==> flow/design.v <==
module alu_design #(parameter W = 16, parameter N = 4) ( 
  clock, reset, CE, INP_valid, MODE, CMD, OPA, OPB, CIN, ERR, RES, OV, COUT, G, L, E);
  input clock;
  input reset;
  input CE;                     
  input [1:0] INP_valid;       
  input MODE;                  
  input [N-1:0] CMD;           
  input [W-1:0] OPA;           
  input [W-1:0] OPB;           
  input CIN;                   
  output reg ERR;              
  output reg [2*W-1:0] RES;    
  output reg OV;               
  output reg COUT;             
  output reg G;                
  output reg L;                
  output reg E;                
parameter SHIFT_W = $clog2(W);
reg [W-1:0] opa_r, opb_r;
reg [N-1:0] cmd_r;
reg [1:0] valid_r;
reg mode_r, cin_r;
reg [2*W - 1:0] res_comb;
reg cout_comb, ov_comb, g_comb, l_comb, e_comb, err_comb;
reg [SHIFT_W-1:0] shift_amount;
always @(posedge clock or posedge reset) begin
  if (reset) begin
    opa_r   <= 0;
    opb_r   <= 0;
    cmd_r   <= 0;
    valid_r <= 0;
    mode_r  <= 0;
    cin_r   <= 0;
  end else if (CE) begin
    opa_r   <= OPA;
    opb_r   <= OPB;
    cmd_r   <= CMD;
    valid_r <= INP_valid;
    mode_r  <= MODE;
    cin_r   <= CIN;
  end
end
always @(*) begin
  res_comb  = 0;
  cout_comb = 0;
  ov_comb   = 0;
  g_comb    = 0;
  l_comb    = 0;
  e_comb    = 0;
  err_comb  = 0;
  shift_amount = 0;
  if (mode_r) begin  
    case (valid_r)
      2'b01: begin  
        case (cmd_r)
          4'b0100: begin
            res_comb  = opa_r + 1;
            cout_comb = res_comb[W];
          end
          4'b0101: begin
            res_comb = opa_r - 1;
            ov_comb  = res_comb[W];
          end
          default: err_comb = 1;
        endcase
      end
      2'b10: begin  
        case (cmd_r)
          4'b0110: begin
            res_comb  = {{W{1'b0}}, opb_r + 1};
            cout_comb = res_comb[W];
          end
          4'b0111: begin
            res_comb = {{W{1'b0}}, opb_r - 1};
            ov_comb  = res_comb[W];
          end
          default: err_comb = 1;
        endcase
      end
      2'b11: begin  
        case (cmd_r)
          4'b0000: begin
            res_comb = opa_r + opb_r;
            cout_comb = res_comb[W];
          end
          4'b0001: begin
            res_comb = opa_r - opb_r;
            ov_comb = (opa_r < opb_r);
          end
          4'b0010: begin
            res_comb = opa_r + opb_r + cin_r;
            cout_comb = res_comb[W];
          end
          4'b0011: begin
            res_comb = opa_r - opb_r - cin_r;
            ov_comb = (opa_r < (opb_r + cin_r));
          end
          4'b1000: begin  
            if (opa_r == opb_r) begin
              e_comb = 1;
              g_comb = 0;
              l_comb = 0;
            end
            else if (opa_r > opb_r) begin
              e_comb = 0;
              g_comb = 1;
              l_comb = 0;
            end
            else begin
              e_comb = 0;
              g_comb = 0;
              l_comb = 1;
            end
          end
          4'b1001:   res_comb = (opa_r + 1) * (opb_r + 1);
          4'b1010: res_comb = (opa_r << 1) * opb_r;
          4'b1011: begin  
                   res_comb = $signed(opa_r) + $signed(opb_r);
                   ov_comb = (($signed(opa_r) > 0 && $signed(opb_r) > 0 && $signed(res_comb[W-1:0]) <= 0) ||
                             ($signed(opa_r) < 0 && $signed(opb_r) < 0 && $signed(res_comb[W-1:0]) >= 0));
                  if ($signed(opa_r) == $signed(opb_r)) begin
                    e_comb = 1;
                    g_comb = 0;
                    l_comb = 0;
                  end
                  else if ($signed(opa_r) > $signed(opb_r)) begin
                    e_comb = 0;
                    g_comb = 1;
                    l_comb = 0;
                  end
                  else begin
                    e_comb = 0;
                    g_comb = 0;
                    l_comb = 1;
                  end
          end
          4'b1100: begin  
                   res_comb = $signed(opa_r) - $signed(opb_r);
                   ov_comb = (($signed(opa_r) >= 0 && $signed(opb_r) < 0 && $signed(res_comb[W-1:0]) < 0) ||
                             ($signed(opa_r) < 0 && $signed(opb_r) >= 0 && $signed(res_comb[W-1:0]) >= 0));
                   if ($signed(opa_r) == $signed(opb_r)) begin
                     e_comb = 1;
                     g_comb = 0;
                     l_comb = 0;
                   end
                   else if ($signed(opa_r) > $signed(opb_r)) begin
                     e_comb = 0;
                     g_comb = 1;
                     l_comb = 0;
                   end
                   else begin
                     e_comb = 0;
                     g_comb = 0;
                     l_comb = 1;
                  end
          end
          default: err_comb = 1;
        endcase
      end
      default: err_comb = 1;
    endcase
  end else begin  
    case (valid_r)
      2'b01: begin  
        case (cmd_r)
          4'b0110:   res_comb = {{W{1'b0}}, ~opa_r};
          4'b1000:  res_comb = {{W{1'b0}}, opa_r >> 1};
          4'b1001:  res_comb = {{W{1'b0}}, opa_r << 1};
          default: err_comb = 1;
        endcase
      end
      2'b10: begin  
        case (cmd_r)
          4'b0111:   res_comb = {{W{1'b0}}, ~opb_r};
          4'b1010:  res_comb = {{W{1'b0}}, opb_r >> 1};
          4'b1011:  res_comb = {{W{1'b0}}, opb_r << 1};
          default: err_comb = 1;
        endcase
      end
      2'b11: begin  
        case (cmd_r)
          4'b0000:   res_comb = {{W{1'b0}}, opa_r & opb_r};
          4'b0001:  res_comb = {{W{1'b0}}, ~(opa_r & opb_r)};
          4'b0010:    res_comb = {{W{1'b0}}, opa_r | opb_r};
          4'b0011:   res_comb = {{W{1'b0}}, ~(opa_r | opb_r)};
          4'b0100:   res_comb = {{W{1'b0}}, opa_r ^ opb_r};
          4'b0101:  res_comb = {{W{1'b0}}, ~(opa_r ^ opb_r)};
          4'b1100: begin  
            if (|opb_r[W-1:SHIFT_W+1])   
              err_comb = 1;
            else begin
              shift_amount = opb_r[SHIFT_W-1:0];
              res_comb = {{W{1'b0}}, (opa_r << shift_amount) | (opa_r >> (W - shift_amount))};
            end
          end
          4'b1101: begin  
            if (|opb_r[W-1:SHIFT_W+1])   
              err_comb = 1;
            else begin
              shift_amount = opb_r[SHIFT_W-1:0];
              res_comb = {{W{1'b0}}, (opa_r >> shift_amount) | (opa_r << (W - shift_amount))};
            end
          end
          default: err_comb = 1;
        endcase
      end
      default: err_comb = 1;
    endcase
  end
end
always @(posedge clock or posedge reset) begin
  if (reset) begin
    RES  <= 0;
    COUT <= 0;
    OV   <= 0;
    G    <= 0;
    L    <= 0;
    E    <= 0;
    ERR  <= 0;
  end else if (CE) begin
    RES  <= res_comb;
    COUT <= cout_comb;
    OV   <= ov_comb;
    G    <= g_comb;
    L    <= l_comb;
    E    <= e_comb;
    ERR  <= err_comb;
  end
end
endmodule
* Reports on alu_design
Tool output for the design above, in the order of the flow. Line numbers count from 1 in the design file above. Operators carry their Yosys type and port widths (W data, S select, Z words). Library cell names are shortened. The mark - stands for no value.
Set-up: top module alu_design, clock clock, cell library sky130hd, timing corner tt_025C_1v80

* Word-level counts
Source: Yosys, flattened and elaborated, memories not mapped. Widths are those after wreduce; folded enables and synchronous resets count as part of the registers. Registers that Yosys merges into a memory's read port (data or address) are not register bits. Print and check cells do not count.
Operators by class: add/sub/neg operators 12, multiply operators 2, order comparisons 14, eq/ne operators 18, shifts and indexed selects 4, mux-type cells 50, bitwise logic cells 10, reduce/logical cells 20
Operator list (count):
- $mul A17 B17 Y32 | 1
- $mul A16 B16 Y31 | 1
- $pmux W32 S8 | 1
- $pmux W16 S3 | 3
- $pmux W16 S8 | 1
- $pmux W32 S2 | 2
- $pmux W32 S3 | 1
- $not A16 Y16 | 5
- $ge A16 B1 Y1 const B | 4
- $lt A16 B1 Y1 const B | 3
- $or A16 B16 Y16 | 3
- $add A16 B1 Y17 const B | 2
- $sub A16 B1 Y17 const B | 2
- $add A16 B16 Y17 | 2
- $sub A16 B16 Y17 | 2
- $gt A16 B1 Y1 const B | 2
- $gt A16 B16 Y1 | 2
- $lt A16 B16 Y1 | 2
- $eq A16 B16 Y1 | 2
- $shl A16 B32 Y16 | 1
- $shr A16 B32 Y16 | 1
- $sub A32 B1 Y32 | 1
- $mux W32 | 1
- $mux W16 | 2
- $mux W1 | 29
- $eq A4 B4 Y1 const B | 6
- $add A17 B1 Y18 | 1
- $add A16 B1 Y16 | 1
Other operator kinds: 22; their cells: 46.
Bit counts: bits in registers 78, output and inout bits 38

* Longest topological paths
Yosys ltp: most cells in a row. Word level: on the elaborated netlist, between registers, memories and ports. Mapped: between sequential cells and ports; inverters and the memories' decode and read muxes count.
Logic depth: depth after elaboration 7, ABC_AREA 1, gate-level depth with buffers 38, mapped depth without buffers 37

* Mapped cells and area
The flow's flattened synthesis, as Yosys stat reports it; memories are mapped. The netlist is that of the ABC_AREA named above (0 if unset); the other value can give another one.
Cells by type:
- fa_1 | count 418, total area 8.37E+03 sq um
- nand2_1 | count 1342, total area 5.04E+03 sq um
- ha_1 | count 273, total area 3.42E+03 sq um
- inv_1 | count 868, total area 3.26E+03 sq um
- dfrtp_1 | count 78, total area 1.95E+03 sq um
- nor2_1 | count 371, total area 1.39E+03 sq um
- o21ai_0 | count 264, total area 1.32E+03 sq um
- nand3_1 | count 231, total area 1.16E+03 sq um
- a21oi_1 | count 183, total area 915.878 sq um
- clkbuf_1 | count 118, total area 442.925 sq um
- nand4_1 | count 58, total area 362.848 sq um
- xor2_1 | count 38, total area 332.819 sq um
- o221ai_1 | count 32, total area 280.269 sq um
- o211ai_1 | count 36, total area 270.259 sq um
- nor3_1 | count 42, total area 210.202 sq um
- buf_2 | count 40, total area 200.192 sq um
- a221oi_1 | count 22, total area 192.685 sq um
- o21ai_1 | count 35, total area 175.168 sq um
Other cell types: 46; their cells: 323.
Mapped netlist: cells in the netlist 4772, mapped area 31476.4 sq um, flip-flops 78, buffers 200

* Path before layout
Source: OpenSTA report_checks on the synthesized netlist (no wires, ideal clock, input and output delay 20% of the period each), path of least setup slack; recovery checks are left aside. Register names are those of the netlist, which keeps one name where synthesis merged equal registers.
Timing path post-synthesis: path kind reg-to-reg, from register opb_r[0], to register RES[24], clock period 8.3 ns, setup time 0.117 ns, time at the first pin 0.000 ns, data arrival time 6.638 ns, data required time 8.183 ns, slack 1.546 ns, path delay 6.755 ns, stages on the path 37, synthesis period reached 6.754 ns
"path delay" = arrival - input delay + setup time. "stages on the path": output pins that drive a net of the path, with the launching flip-flop's if there is one; two outputs of one cell count as two. "synthesis period reached" = period - worst setup slack (recovery checks aside). The figure is calculated, with input and output delays left at 20% of the set period. The rows between start and end are the longest chain of elaborated cells between them; the timing report does not say that the signal goes this way. Where chains are equally long, one stands for them. Each line given opens the expression or statement behind the cell; cells for indexed reads and writes are added by Yosys, which also makes memories of some case tables.
On the way, post-synthesis: path through dfrtp_1 -> ha_1 -> inv_1 -> nor2_2 -> inv_1 -> nor2_1 -> inv_1 -> o21ai_0 -> nand2_1 -> inv_1 -> clkbuf_1 -> nand2_1 -> fa_1 -> inv_1 -> fa_1 -> inv_1 -> fa_1 -> inv_1 -> fa_1 -> fa_1 -> inv_1 -> fa_1 -> inv_1 -> ha_1 -> nand2_1 -> nor2_1 -> nor2_1 -> o21bai_1 -> a21oi_1 -> o21bai_1 -> or2_2 -> nand3_1 -> nand2_1 -> o21ai_1 -> nand2_1 -> nand2_1 -> nand2_1, cells in the longest elaborated chain 5, elaborated cells between the ends (all ways) 12, classes of those cells add/sub: 6; mul: 2; mux: 4
Ends and longest elaborated chain, post-synthesis:
- start: declaration | line 20 | reg [W-1:0] opa_r, opb_r;
- start: assignment | line 30 | opb_r   <= 0;
- start: assignment | line 37 | opb_r   <= OPB;
- $add A16 B1 Y17 | line 116 | 4'b1001:   res_comb = (opa_r + 1) * (opb_r + 1);
- $mul A17 B17 Y32 | line 116
- $pmux W32 S8 | line 82 | case (cmd_r)
- $pmux W32 S3 | line 54 | case (valid_r)
- $mux W32 | line 53 | if (mode_r) begin
- end: assignment | line 214 | RES  <= 0;
- end: assignment | line 222 | RES  <= res_comb;
- end: declaration | line 13 | output reg [2*W-1:0] RES;

* Timing after layout
Path of least setup slack in the final report of run A (OpenROAD, finished layout, wires in). Where an end is a register, its clock arrival counts in the times.
Timing path after layout: path kind reg-to-reg, from register opb_r[7], to register RES[28], clock period 8.3 ns, setup time 0.10 ns, time at the first pin 0.44 ns, data arrival time 8.00 ns, data required time 8.63 ns, slack 0.64 ns, stages on the path 33
The rows between start and end are the longest chain of elaborated cells between them; the timing report does not say that the signal goes this way. Where chains are equally long, one stands for them.
On the way, after layout: path through dfrtp_1 -> buf_6 -> nand2_1 -> inv_1 -> nand2_1 -> nor2_1 -> nand3_1 -> nand2_4 -> inv_4 -> nand2_1 -> fa_1 -> fa_1 -> inv_1 -> fa_1 -> fa_1 -> fa_1 -> inv_1 -> fa_2 -> inv_1 -> ha_4 -> nand2_1 -> inv_1 -> nand3_2 -> nor3_4 -> nand3_1 -> nand3_2 -> a21oi_2 -> o21ai_4 -> o21ai_4 -> o21ai_2 -> nand2_1 -> nand2_4 -> nand2_1, cells in the longest elaborated chain 5, elaborated cells between the ends (all ways) 12, classes of those cells add/sub: 6; mul: 2; mux: 4
Ends and longest elaborated chain, after layout:
- start: declaration | line 20 | reg [W-1:0] opa_r, opb_r;
- start: assignment | line 30 | opb_r   <= 0;
- start: assignment | line 37 | opb_r   <= OPB;
- $add A16 B1 Y17 | line 116 | 4'b1001:   res_comb = (opa_r + 1) * (opb_r + 1);
- $mul A17 B17 Y32 | line 116
- $pmux W32 S8 | line 82 | case (cmd_r)
- $pmux W32 S3 | line 54 | case (valid_r)
- $mux W32 | line 53 | if (mode_r) begin
- end: assignment | line 214 | RES  <= 0;
- end: assignment | line 222 | RES  <= res_comb;
- end: declaration | line 13 | output reg [2*W-1:0] RES;

Flow measurements of alu_design on sky130hd: 2 stored runs with different settings, listed in no order. Input and output delays are each 20% of the period that was set; the output load is 0.01 pF.
"reached clock period": clock period set for the run, less the worst setup slack. It is reckoned from that one timing run; input and output delays stay at 20% of the period that was set.
"allowed time less slack (worst setup path)" means the part of the period allowed to the worst setup path (the constraints hold back 20% at inputs and 20% at outputs) less its slack; where the path has registers, the arrival times of their clocks count too.

[run A] flow files
==> flow/run.sh <==
#!/bin/bash
# the make line also repeats the synthesis and layout settings of config.mk as NAME=value (left out here)
make -C /OpenROAD-flow-scripts/flow DESIGN_CONFIG=/design/flow/config.mk WORK_HOME=/design/flow/orfs CLKGATE_MAP_FILE= finish
==> flow/config.mk <==
export PLATFORM = sky130hd
export DESIGN_NAME = alu_design
export DESIGN_NICKNAME = alu_design
export VERILOG_FILES = /design/flow/design.v
export SDC_FILE = /design/flow/constraint.sdc
export NUM_CORES = 4
export LEC_CHECK = 0
export ABC_AREA = 1
export CAP_MARGIN = 20
export CELL_PAD_IN_SITES_DETAIL_PLACEMENT = 1
export CELL_PAD_IN_SITES_GLOBAL_PLACEMENT = 3
export CORE_ASPECT_RATIO = 1.37
export CORE_MARGIN = 8
export CORE_UTILIZATION = 15
export CTS_CLUSTER_SIZE = 96
export GPL_ROUTABILITY_DRIVEN = 1
export GPL_TIMING_DRIVEN = 0
export HOLD_SLACK_MARGIN = 0.05
export MAX_ROUTING_LAYER = met4
export MIN_ROUTING_LAYER = met2
export SETUP_SLACK_MARGIN = 0.43
export SLEW_MARGIN = 30
export TNS_END_PERCENT = 90
==> flow/constraint.sdc <==
create_clock -name core_clock -period 8.3 [get_ports {clock}]
set_input_delay 1.6600 -clock core_clock [delete_from_list [all_inputs] [get_ports {clock}]]
set_output_delay 1.6600 -clock core_clock [all_outputs]
set_load 0.01 [all_outputs]

[run A] result: utilization in the final report 0.185; post-synthesis cell area 31,476.4 sq um; allowed time less slack (worst setup path) 7.66 ns; worst path kind reg-to-reg; setup slack of the critical path 0.635 ns; reached clock period 7.665 ns; standard-cell area after layout 38,727.1 sq um; summed negative setup slack 0.000 ns; full die area 224,940.0 sq um

[run B] flow files
==> flow/run.sh <==
#!/bin/bash
# the make line also repeats the synthesis and layout settings of config.mk as NAME=value (left out here)
make -C /OpenROAD-flow-scripts/flow DESIGN_CONFIG=/design/flow/config.mk WORK_HOME=/design/flow/orfs CLKGATE_MAP_FILE= finish
==> flow/config.mk <==
export PLATFORM = sky130hd
export DESIGN_NAME = alu_design
export DESIGN_NICKNAME = alu_design
export VERILOG_FILES = /design/flow/design.v
export SDC_FILE = /design/flow/constraint.sdc
export NUM_CORES = 4
export LEC_CHECK = 0
export ABC_AREA = 1
export CAP_MARGIN = 20
export CELL_PAD_IN_SITES_DETAIL_PLACEMENT = 1
export CORE_ASPECT_RATIO = 1.25
export CORE_MARGIN = 8
export CORE_UTILIZATION = 17
export CTS_CLUSTER_SIZE = 56
export GPL_ROUTABILITY_DRIVEN = 1
export GPL_TIMING_DRIVEN = 0
export MAX_ROUTING_LAYER = met5
export MIN_ROUTING_LAYER = met1
export PLACE_DENSITY = 0.48
export SETUP_SLACK_MARGIN = 1.19
export SLEW_MARGIN = 35
export TNS_END_PERCENT = 35
==> flow/constraint.sdc <==
create_clock -name core_clock -period 7.8 [get_ports {clock}]
set_input_delay 1.5600 -clock core_clock [delete_from_list [all_inputs] [get_ports {clock}]]
set_output_delay 1.5600 -clock core_clock [all_outputs]
set_load 0.01 [all_outputs]

[run B] result: utilization in the final report 0.221; post-synthesis cell area 31,476.4 sq um; allowed time less slack (worst setup path) 7.07 ns; worst path kind reg-to-reg; setup slack of the critical path 0.735 ns; reached clock period 7.065 ns; standard-cell area after layout 40,669.0 sq um; summed negative setup slack 0.000 ns; full die area 199,266.0 sq um
